==> flow/design.v <==
module InputProcessor (
    input clk,               
    input [2:0] switches,    
    input confirm_key1,       
input confirm_key2,
    input reset_key,       
    output reg [2:0] column, 
    output reg confirm1,       
output reg confirm2,
    output reg reset        
);
    always @(posedge clk) begin
        column <= switches; 
    end
    always @(posedge clk) begin
        confirm1 <= !confirm_key1; 
	confirm2 <= !confirm_key2;
        reset <= !reset_key;      
    end
endmodule
module gameLogic(
    input clk,
    input reset,
    input [2:0] column,
    input player,
    input confirm_move,
    output reg [1:0] win,
    output reg [1:0] winner
);
    reg [83:0] grid;
    reg [83:0] grid_next;
    reg token_placed;
    reg confirm_prev;
    reg [1:0] win_next;
    wire [1:0] token = player ? 2'b01 : 2'b10;
    wire place = confirm_move && !confirm_prev;
    integer i, j;
function automatic [1:0] checkWin(input [83:0] g, input [1:0] playerToken);
    integer col, row, count, i;
begin
    checkWin = 2'b00;
    for (row = 0; row < 6; row = row + 1) begin
        count = 0;
        for (col = 0; col < 7; col = col + 1) begin
            if (g[(col*6+row)*2 +: 2] == playerToken) begin
                count = count + 1;
                if (count == 4) begin
                    checkWin = 2'b01;
                end
            end else count = 0;
        end
    end
    for (col = 0; col < 7; col = col + 1) begin
        count = 0;
        for (row = 0; row < 6; row = row + 1) begin
            if (g[(col*6+row)*2 +: 2] == playerToken) begin
                count = count + 1;
                if (count == 4) begin
                    checkWin = 2'b01;
                end
            end else count = 0;
        end
    end
    for (row = 0; row < 3; row = row + 1) begin
        for (col = 0; col < 4; col = col + 1) begin
            count = 0;
            for (i = 0; i < 4; i = i + 1) begin
                if (g[((col+i)*6+(row+i))*2 +: 2] == playerToken) begin
                    count = count + 1;
                    if (count == 4) begin
                        checkWin = 2'b01;
                    end
                end else count = 0;
            end
        end
    end
    for (row = 3; row < 6; row = row + 1) begin
        for (col = 0; col < 4; col = col + 1) begin
            count = 0;
            for (i = 0; i < 4; i = i + 1) begin
                if (g[((col+i)*6+(row-i))*2 +: 2] == playerToken) begin
                    count = count + 1;
                    if (count == 4) begin
                        checkWin = 2'b01;
                    end
                end else count = 0;
            end
        end
    end
end
endfunction
    always @* begin
        grid_next = grid;
        token_placed = 0;
        for (i = 0; i < 7; i = i + 1) begin
            if (column == i) begin
                for (j = 0; j < 6; j = j + 1) begin
                    if (!token_placed && grid[(i*6+j)*2 +: 2] == 2'b00) begin
                        grid_next[(i*6+j)*2 +: 2] = token;
                        token_placed = 1;
                    end
                end
            end
        end
        win_next = checkWin(grid_next, token);
    end
    always @(posedge clk) begin
        confirm_prev <= confirm_move;
    end
    always @(posedge clk or posedge reset) begin
        if (reset) begin
            grid <= 84'd0;
            win <= 2'b00;
            winner <= 2'b00;
        end else if (place && token_placed) begin
            grid <= grid_next;
            win <= win_next;
            winner <= win_next[0] ? token : 2'b00;
        end
    end
endmodule
module control(
    input clk,                 
    input reset,               
    input [2:0] column_select, 
    input confirm_move1,
    input confirm_move2,       
    output reg [1:0] current_player, 
    output reg game_over,      
	 output [1:0] winner
);
    parameter IDLE_STATE = 3'b000,
              PLAYER1_TURN = 3'b001,
              PLAYER2_TURN = 3'b010,
              CHECK_MOVE = 3'b011,
				  win_state = 3'b100;
    reg [2:0] state; 
wire confirm_move = (current_player==2'b01)?confirm_move1:confirm_move2;
    wire [1:0]win;
    gameLogic game_logic(
        .clk(clk),
        .reset(reset),
        .column(column_select),
        .player(current_player == 2'b01), 
        .confirm_move(confirm_move),
        .win(win),
		  .winner(winner)
    );
    always @(posedge clk or posedge reset) begin
        if (reset) begin
            state <= IDLE_STATE;
            current_player <= 2'b01;  
            game_over <= 0;
        end
        else begin
            case (state)
                IDLE_STATE: begin
                    if (confirm_move) begin
                        state <= CHECK_MOVE;
                    end
                end
                PLAYER1_TURN: begin
                    if (confirm_move) begin
                        state <= CHECK_MOVE;
                    end
                end
                PLAYER2_TURN: begin
                    if (confirm_move) begin
                        state <= CHECK_MOVE;
                    end
                end
                CHECK_MOVE: begin
                    if (win) begin
                        state <= win_state; 
                    end else begin
                        current_player <= (current_player == 2'b01) ? 2'b10 : 2'b01;
                        state <= (current_player == 2'b01) ? PLAYER1_TURN : PLAYER2_TURN;
                    end
                end
					 win_state: begin
					 game_over <= 1; 
					 end
                default: state <= IDLE_STATE;
            endcase
        end
    end
endmodule
module TopLevelModule(
    input clk,                    
    input [2:0] switches,        
    input confirm_key1,   
input confirm_key2,     
    input reset_key,            
    output [1:0] player_led,     
    output [1:0] winner_led           
);
    wire [2:0] column_select;
    wire confirm_move1;
wire confirm_move2;
    wire reset_game;
    wire [1:0] current_player;
    wire game_over;
    InputProcessor input_proc(
        .clk(clk),
        .switches(switches),
        .confirm_key1(confirm_key1),
        .confirm_key2(confirm_key2),
        .reset_key(reset_key),
        .column(column_select),
        .confirm1(confirm_move1),
.confirm2(confirm_move2),
        .reset(reset_game)
    );
    control control_unit(
        .clk(clk),
        .reset(reset_game),
        .column_select(column_select),
        .confirm_move1(confirm_move1),
        .confirm_move2(confirm_move2),
        .current_player(current_player),
        .game_over(game_over), .winner(winner_led)
    );
    assign player_led = current_player;
endmodule
Wiki page: TopLevelModule / tool data

* Tool chain data of TopLevelModule
Tool output for the design above before and after an edit, in the order of the flow.
Lines under "original" count in the file above, lines under "edited" in the edited file.
"change" is "edited" less "original", of the values as shown; "relative change" is that difference over "original", in percent.
Cell names lack the library's common part.
Not given: --
- Design top :: TopLevelModule
- Clock input :: clk
- Library :: sky130hd
- Corner :: tt_025C_1v80

* The edit
The edit as a unified diff against the file above.
This change comes from a script, not from a designer. The edited design behaves differently; no optimisation was intended.
#+begin_src diff
@@ -16,6 +16,6 @@
         confirm1 <= !confirm_key1; 
 	confirm2 <= !confirm_key2;
-        reset <= !reset_key;      
-    end
+    end
+    always @(*) reset = !reset_key;
 endmodule
 module gameLogic(
#+end_src

* After elaboration
Counts by Yosys on the flattened word-level netlist (proc, flatten, opt, wreduce; memories kept). Register bits leave out memories and registers merged into their read ports (data or address). Print and check cells are left out.
** Cells by class
- add/sub/neg operators :: original 133, edited 133, change 0, relative change 0.00%
- multiply operators :: original 0, edited 0, change 0
- div/mod/pow operators :: original 0, edited 0, change 0
- order comparisons :: original 0, edited 0, change 0
- equal/unequal tests :: original 187, edited 187, change 0, relative change 0.00%
- shift operators :: original 0, edited 0, change 0
- mux-type cells :: original 595, edited 595, change 0, relative change 0.00%
- bitwise logic cells :: original 2, edited 2, change 0, relative change 0.00%
- reductions and logical operators :: original 136, edited 135, change -1, relative change -0.74%
** Operator list
- 1-bit zero test :: original 45, edited 44, change -1, relative change -2.22%
- 2-bit two-way mux :: original 372, edited 372, change 0, relative change 0.00%
- 32-bit by 2-bit adder with 32-bit output with constant B :: original 133, edited 133, change 0, relative change 0.00%
- 32-bit by 4-bit equality test with 1-bit output with constant B :: original 133, edited 133, change 0, relative change 0.00%
- 1-bit two-way mux :: original 114, edited 114, change 0, relative change 0.00%
- 32-bit two-way mux :: original 106, edited 106, change 0, relative change 0.00%
- 1-bit logical AND :: original 43, edited 43, change 0, relative change 0.00%
- 2-bit equality test :: original 42, edited 42, change 0, relative change 0.00%
- 2-bit zero test :: original 42, edited 42, change 0, relative change 0.00%
- 3-bit by 2-bit equality test with 1-bit output with constant B :: original 4, edited 4, change 0, relative change 0.00%
- 3-bit equality test with constant B :: original 4, edited 4, change 0, relative change 0.00%
- 3-bit by 1-bit equality test with 1-bit output with constant B :: original 2, edited 2, change 0, relative change 0.00%
- 3-bit zero test :: original 2, edited 2, change 0, relative change 0.00%
- 3-bit two-way mux :: original 2, edited 2, change 0, relative change 0.00%
- 1-bit NOT :: original 2, edited 2, change 0, relative change 0.00%
- 2-bit AND reduction :: original 2, edited 2, change 0, relative change 0.00%
- 2-bit by 1-bit equality test with 1-bit output with constant B :: original 1, edited 1, change 0, relative change 0.00%
- 2-bit by 1-bit inequality test with 1-bit output with constant B :: original 1, edited 1, change 0, relative change 0.00%
- 3-bit case mux with 3-bit select :: original 1, edited 1, change 0, relative change 0.00%
- 2-bit nonzero test :: original 1, edited 1, change 0, relative change 0.00%
- 3-bit OR reduction :: original 1, edited 1, change 0, relative change 0.00%
** Bit counts
- register bits after elaboration :: original 100, edited 99, change -1, relative change -1.00%
- latch bits :: original 0, edited 0, change 0
- bits in writable memories :: original 0, edited 0, change 0
- ROM bits :: original 0, edited 0, change 0
- word width x clocked read ports :: original 0, edited 0, change 0
- memory cells :: original 0, edited 0, change 0
- input port bits :: original 7, edited 7, change 0, relative change 0.00%
- output and inout port bits :: original 4, edited 4, change 0, relative change 0.00%
- elaborated cells :: original 1063, edited 1061, change -2, relative change -0.19%

* Depth
Yosys ltp: most cells in a row. Word level: on the elaborated netlist, between registers, memories and ports. Mapped: between sequential cells and ports; inverters and the memories' decode and read muxes count.
** Logic depth
- depth after elaboration :: original 424, edited 424, change 0, relative change 0.00%
- ABC_AREA :: original 0, edited 0
- depth in mapped cells :: original 21, edited 22, change +1, relative change +4.76%

* Netlist
The flow's flattened synthesis, as Yosys stat reports it; memories are mapped. The netlist is that of the ABC_AREA named above (0 if unset); the other value can give another one.
** Cells by type
- nand2_1 :: original 38, edited 65, change +27, relative change +71.05%
- o21ai_0 :: original 18, edited 32, change +14, relative change +77.78%
- and3_1 :: original 21, edited 9, change -12, relative change -57.14%
- clkbuf_1 :: original 11, edited 23, change +12, relative change +109.09%
- o21bai_1 :: original 2, edited 13, change +11, relative change +550.00%
- a31o_2 :: original 20, edited 10, change -10, relative change -50.00%
- nor2_1 :: original 122, edited 131, change +9, relative change +7.38%
- nand3_1 :: original 14, edited 22, change +8, relative change +57.14%
- nor4_1 :: original 10, edited 18, change +8, relative change +80.00%
- and2_1 :: original 31, edited 24, change -7, relative change -22.58%
- or2_2 :: original 10, edited 3, change -7, relative change -70.00%
- a221oi_1 :: original 4, edited 10, change +6, relative change +150.00%
- a21o_1 :: original 37, edited 32, change -5, relative change -13.51%
- o41ai_1 :: original 18, edited 13, change -5, relative change -27.78%
- a31oi_1 :: original 5, edited 10, change +5, relative change +100.00%
- nor2b_1 :: original 13, edited 9, change -4, relative change -30.77%
- nand3b_1 :: original 7, edited 3, change -4, relative change -57.14%
- a221oi_2 :: original 5, edited 1, change -4, relative change -80.00%
Not every row of either side is listed.
** Mapped netlist
- standard cells after synthesis :: original 881, edited 914, change +33, relative change +3.75%
- cell area after synthesis (um^2) :: original 7707.4, edited 7632.3, change -75.1, relative change -0.97%
- sequential part of the area (um^2) :: original 2469.9, edited 2449.8, change -20.1, relative change -0.81%
- flip-flops :: original 100, edited 99, change -1, relative change -1.00%
- buffer cells :: original 31, edited 37, change +6, relative change +19.35%
By module: a second synthesis without flattening, with its own total; a netlist apart from the flattened one above.
** Second synthesis, totals
- cells (unflattened synthesis) :: original 964, edited 963, change -1, relative change -0.10%
- area total of the unflattened synthesis (um^2) :: original 8021.4, edited 8001.4, change -20.0, relative change -0.25%
Rows give one instance, submodules left out.
** Modules, original
- gameLogic :: times used 1, cells 929, area 7572.3 um^2
- control :: times used 1, cells 26, area 317.8 um^2
- InputProcessor :: times used 1, cells 9, area 131.4 um^2
- TopLevelModule :: times used 1, cells 0, area 0.0 um^2
** Modules, edited
- gameLogic :: times used 1, cells 929, area 7572.3 um^2
- control :: times used 1, cells 26, area 317.8 um^2
- InputProcessor :: times used 1, cells 8, area 111.4 um^2
- TopLevelModule :: times used 1, cells 0, area 0.0 um^2

* Path before layout
Source: OpenSTA report_checks on the synthesized netlist (no wires, ideal clock, input and output delay 20% of the period each), path of least setup slack; recovery checks are left aside. Register names are those of the netlist, which keeps one name where synthesis merged equal registers.
** Timing path after synthesis
- path kind :: original reg2reg, edited reg2reg
- from :: original register control_unit.current_player[0], edited register control_unit.current_player[0]
- to :: original register control_unit.game_logic.win[0], edited register control_unit.game_logic.win[0]
- period (ns) :: original 10.0, edited 10.0, change 0.0, relative change 0.00%
- setup time (ns) :: original 0.135, edited 0.131, change -0.004
- arrival time (ns) :: original 4.538, edited 4.182, change -0.356, relative change -7.84%
- slack (ns) :: original 5.327, edited 5.686, change +0.359
- path delay (ns) :: original 4.673, edited 4.313, change -0.360, relative change -7.70%
- driving pins on the path :: original 21, edited 21, change 0, relative change 0.00%
- path buffers :: original 3, edited 2, change -1, relative change -33.33%
- period reached after synthesis (ns) :: original 4.673, edited 4.314, change -0.359, relative change -7.68%
"path delay" = arrival - input delay + setup time.
"driving pins on the path": output pins that drive a net of the path, with the launching flip-flop's if there is one; two outputs of one cell count as two.
"period reached after synthesis" is the clock period less the worst setup slack; recovery checks do not enter. This is arithmetic on one report: input and output delays are still those of the set period (20% each).
Between the ends stands the longest chain of elaborated cells between them, by number of cells; it is not shown to be the way that was timed. Of several equally long chains one is given.
A line is the first line of the expression or statement that the cell stems from. Yosys adds cells for indexed reads and writes and turns some case tables into memories.
On the way, after synthesis, original:
- Path through :: dfstp_2 > clkbuf_1 > nand2b_1 > buf_2 > buf_1 > a221o_1 > nor2_1 > ha_1 > and2_1 > ha_1 > and2_1 > ha_1 > and2_1 > ha_1 > o2111ai_1 > nor2_1 > o211ai_1 > o2111ai_1 > or4_1 > nor4_4 > a21oi_1
- Cells in the longest elaborated chain :: 294
- Elaborated cells between the ends (all ways) :: 816
- Classes of those cells :: add/sub: 133; eq/ne: 176; mux: 505; reduce/logical: 2
** Ends and longest elaborated chain, after synthesis, original
- start: declaration :: line 128 : output reg [1:0] current_player,
- start: assignment :: line 152 : current_player <= 2'b01;
- start: assignment :: line 176 : current_player <= (current_player == 2'b01) ? 2'b10 : 2'b01;
- 2-bit by 1-bit equality test with 1-bit output :: line 144 : .player(current_player == 2'b01),
- 2-bit two-way mux :: line 35 : wire [1:0] token = player ? 2'b01 : 2'b10;
- 2-bit two-way mux :: line 98 : if (!token_placed && grid[(i*6+j)*2 +: 2] == 2'b00) begin
- 2-bit two-way mux :: line 96 : if (column == i) begin
- 2-bit equality test :: line 45 : if (g[(col*6+row)*2 +: 2] == playerToken) begin
- 1-bit two-way mux :: line 45
- 32-bit by 2-bit adder with 32-bit output :: line 46 : count = count + 1;
- [280 not listed]
- 2-bit two-way mux :: line 81 : if (g[((col+i)*6+(row-i))*2 +: 2] == playerToken) begin
- 2-bit two-way mux :: line 83 : if (count == 4) begin
- 2-bit two-way mux :: line 81
- 2-bit two-way mux :: line 83
- 2-bit two-way mux :: line 81
- 2-bit two-way mux :: line 83
- 2-bit two-way mux :: line 81
- end: assignment :: line 113 : win <= 2'b00;
- end: assignment :: line 117 : win <= win_next;
- end: declaration :: line 27 : output reg [1:0] win,
On the way, after synthesis, edited:
- Path through :: dfstp_2 > nand2b_1 > clkbuf_1 > clkbuf_1 > a221o_1 > nand2b_1 > inv_1 > ha_1 > and2_1 > ha_1 > and3_1 > ha_1 > and2_1 > ha_1 > and2_1 > o211ai_1 > a31o_2 > a21oi_1 > a211o_1 > nor4_2 > nor2_1
- Cells in the longest elaborated chain :: 294
- Elaborated cells between the ends (all ways) :: 816
- Classes of those cells :: add/sub: 133; eq/ne: 176; mux: 505; reduce/logical: 2
** Ends and longest elaborated chain, after synthesis, edited
- start: declaration :: line 128 : output reg [1:0] current_player,
- start: assignment :: line 152 : current_player <= 2'b01;
- start: assignment :: line 176 : current_player <= (current_player == 2'b01) ? 2'b10 : 2'b01;
- 2-bit by 1-bit equality test with 1-bit output :: line 144 : .player(current_player == 2'b01),
- 2-bit two-way mux :: line 35 : wire [1:0] token = player ? 2'b01 : 2'b10;
- 2-bit two-way mux :: line 98 : if (!token_placed && grid[(i*6+j)*2 +: 2] == 2'b00) begin
- 2-bit two-way mux :: line 96 : if (column == i) begin
- 2-bit equality test :: line 45 : if (g[(col*6+row)*2 +: 2] == playerToken) begin
- 1-bit two-way mux :: line 45
- 32-bit by 2-bit adder with 32-bit output :: line 46 : count = count + 1;
- [280 not listed]
- 2-bit two-way mux :: line 81 : if (g[((col+i)*6+(row-i))*2 +: 2] == playerToken) begin
- 2-bit two-way mux :: line 83 : if (count == 4) begin
- 2-bit two-way mux :: line 81
- 2-bit two-way mux :: line 83
- 2-bit two-way mux :: line 81
- 2-bit two-way mux :: line 83
- 2-bit two-way mux :: line 81
- end: assignment :: line 113 : win <= 2'b00;
- end: assignment :: line 117 : win <= win_next;
- end: declaration :: line 27 : output reg [1:0] win,

* Timing after layout
From the final timing report of each run of pair 1: the path of least setup slack in the routed layout; clock arrival at registers is part of the times.
** Timing path post-layout
- path kind :: original reg2reg, edited reg2reg
- from :: original register input_proc.column[0], edited register input_proc.column[0]
- to :: original register control_unit.game_logic.winner[0], edited register control_unit.game_logic.win[0]
- period (ns) :: original 5.73, edited 5.73, change 0.00, relative change 0.00%
- setup time (ns) :: original 0.13, edited 0.12, change -0.01
- arrival time (ns) :: original 5.27, edited 5.36, change +0.09, relative change +1.71%
- slack (ns) :: original 0.68, edited 0.61, change -0.07
- driving pins on the path :: original 18, edited 16, change -2, relative change -11.11%
- path buffers :: original 0, edited 0, change 0
Between the ends stands the longest chain of elaborated cells between them, by number of cells; it is not shown to be the way that was timed. Of several equally long chains one is given.
On the way, post-layout, original:
- Path through :: dfxtp_1 > or3b_1 > o311ai_1 > nand2_1 > o21ai_2 > inv_1 > ha_1 > and3_1 > ha_1 > and3_1 > ha_1 > inv_1 > a22o_1 > a311oi_1 > a2111oi_2 > a211o_1 > nor4_4 > a21oi_1
- Cells in the longest elaborated chain :: 423
- Elaborated cells between the ends (all ways) :: 984
- Classes of those cells :: add/sub: 133; eq/ne: 181; mux: 586; reduce/logical: 84
** Ends and longest elaborated chain, post-layout, original
- start: declaration :: line 7 : output reg [2:0] column,
- start: assignment :: line 13 : column <= switches;
- 3-bit zero test :: line 96 : if (column == i) begin
- 1-bit two-way mux :: line 96
- 1-bit zero test :: line 98 : if (!token_placed && grid[(i*6+j)*2 +: 2] == 2'b00) begin
- 1-bit logical AND :: line 98
- 1-bit two-way mux :: line 98
- 1-bit two-way mux :: line 96
- 1-bit zero test :: line 98
- [409 not listed]
- 2-bit two-way mux :: line 83 : if (count == 4) begin
- 2-bit two-way mux :: line 81 : if (g[((col+i)*6+(row-i))*2 +: 2] == playerToken) begin
- 2-bit two-way mux :: line 83
- 2-bit two-way mux :: line 81
- 2-bit two-way mux :: line 83
- 2-bit two-way mux :: line 81
- 2-bit two-way mux :: line 118 : winner <= win_next[0] ? token : 2'b00;
- end: assignment :: line 114 : winner <= 2'b00;
- end: assignment :: line 118
- end: declaration :: line 28 : output reg [1:0] winner
On the way, post-layout, edited:
- Path through :: dfxtp_1 > or3b_1 > o21ai_0 > o211ai_1 > o21ai_0 > inv_1 > ha_1 > and3_1 > ha_1 > a32o_1 > nor4_1 > o2111ai_1 > nor4_1 > nand4_1 > nor4_2 > nor2_1
- Cells in the longest elaborated chain :: 422
- Elaborated cells between the ends (all ways) :: 983
- Classes of those cells :: add/sub: 133; eq/ne: 181; mux: 585; reduce/logical: 84
** Ends and longest elaborated chain, post-layout, edited
- start: declaration :: line 7 : output reg [2:0] column,
- start: assignment :: line 13 : column <= switches;
- 3-bit zero test :: line 96 : if (column == i) begin
- 1-bit two-way mux :: line 96
- 1-bit zero test :: line 98 : if (!token_placed && grid[(i*6+j)*2 +: 2] == 2'b00) begin
- 1-bit logical AND :: line 98
- 1-bit two-way mux :: line 98
- 1-bit two-way mux :: line 96
- 1-bit zero test :: line 98
- [408 not listed]
- 2-bit two-way mux :: line 81 : if (g[((col+i)*6+(row-i))*2 +: 2] == playerToken) begin
- 2-bit two-way mux :: line 83 : if (count == 4) begin
- 2-bit two-way mux :: line 81
- 2-bit two-way mux :: line 83
- 2-bit two-way mux :: line 81
- 2-bit two-way mux :: line 83
- 2-bit two-way mux :: line 81
- end: assignment :: line 113 : win <= 2'b00;
- end: assignment :: line 117 : win <= win_next;
- end: declaration :: line 27 : output reg [1:0] win,

* Flow runs
Both versions went through the flow (Yosys, OpenROAD) with the same settings in each pair. Constraints: input delay and output delay 20% of the set period each, output load 0.01 pF.
Settings, pair 1:
- CORE_UTILIZATION :: 40
- period_ns :: 5.73
- CAP_MARGIN :: 20
- CORE_MARGIN :: 2
- SLEW_MARGIN :: 20
** Measured results, pair 1
- chip area after synthesis (Yosys) (um^2) :: original 7707.4, edited 7632.3, change -75.1, relative change -0.97%
- die outline area (um^2) :: original 20394.7, edited 20202.4, change -192.3, relative change -0.94%
- standard-cell area after layout (um^2) :: original 8478.1, edited 8444.4, change -33.7, relative change -0.40%
- utilization after routing :: original 0.45, edited 0.451, change +0.001
- setup slack of the worst path (ns) :: original 0.684, edited 0.607, change -0.077
- total negative slack on setup checks (ns) :: original 0.000, edited 0.000, change 0.000
- total power after layout (uW) :: original 3823, edited 2036, change -1787, relative change -46.74%
- achieved period (ns) :: original 5.046, edited 5.123, change +0.077, relative change +1.53%
Settings, pair 2:
- CAP_MARGIN :: 15
- CELL_PAD_IN_SITES_GLOBAL_PLACEMENT :: 2
- CORE_UTILIZATION :: 53
- CTS_CLUSTER_DIAMETER :: 93
- CTS_CLUSTER_SIZE :: 38
- GPL_ROUTABILITY_DRIVEN :: 0
- PLACE_DENSITY_LB_ADDON :: 0.16
- SETUP_SLACK_MARGIN :: 0.22
- period_ns :: 3.99
- CORE_MARGIN :: 2
- SLEW_MARGIN :: 20
** Measured results, pair 2
- chip area after synthesis (Yosys) (um^2) :: original 7707.4
- die outline area (um^2) :: original 15522.7
- standard-cell area after layout (um^2) :: original 10431.3
- utilization after routing :: original 0.726
- setup slack of the worst path (ns) :: original -0.236
- total negative slack on setup checks (ns) :: original -0.680
- total power after layout (uW) :: original 7089
- achieved period (ns) :: original 4.226
pair 2, edited: stopped before the end: placement reported FLW-0024.
"achieved period" is the run's clock period less its worst setup slack. It is reckoned from that one timing run; input and output delays stay at 20% of the period that was set.
"total power after layout" rests on the timing tool's default activity at the inputs, not on a simulated workload.
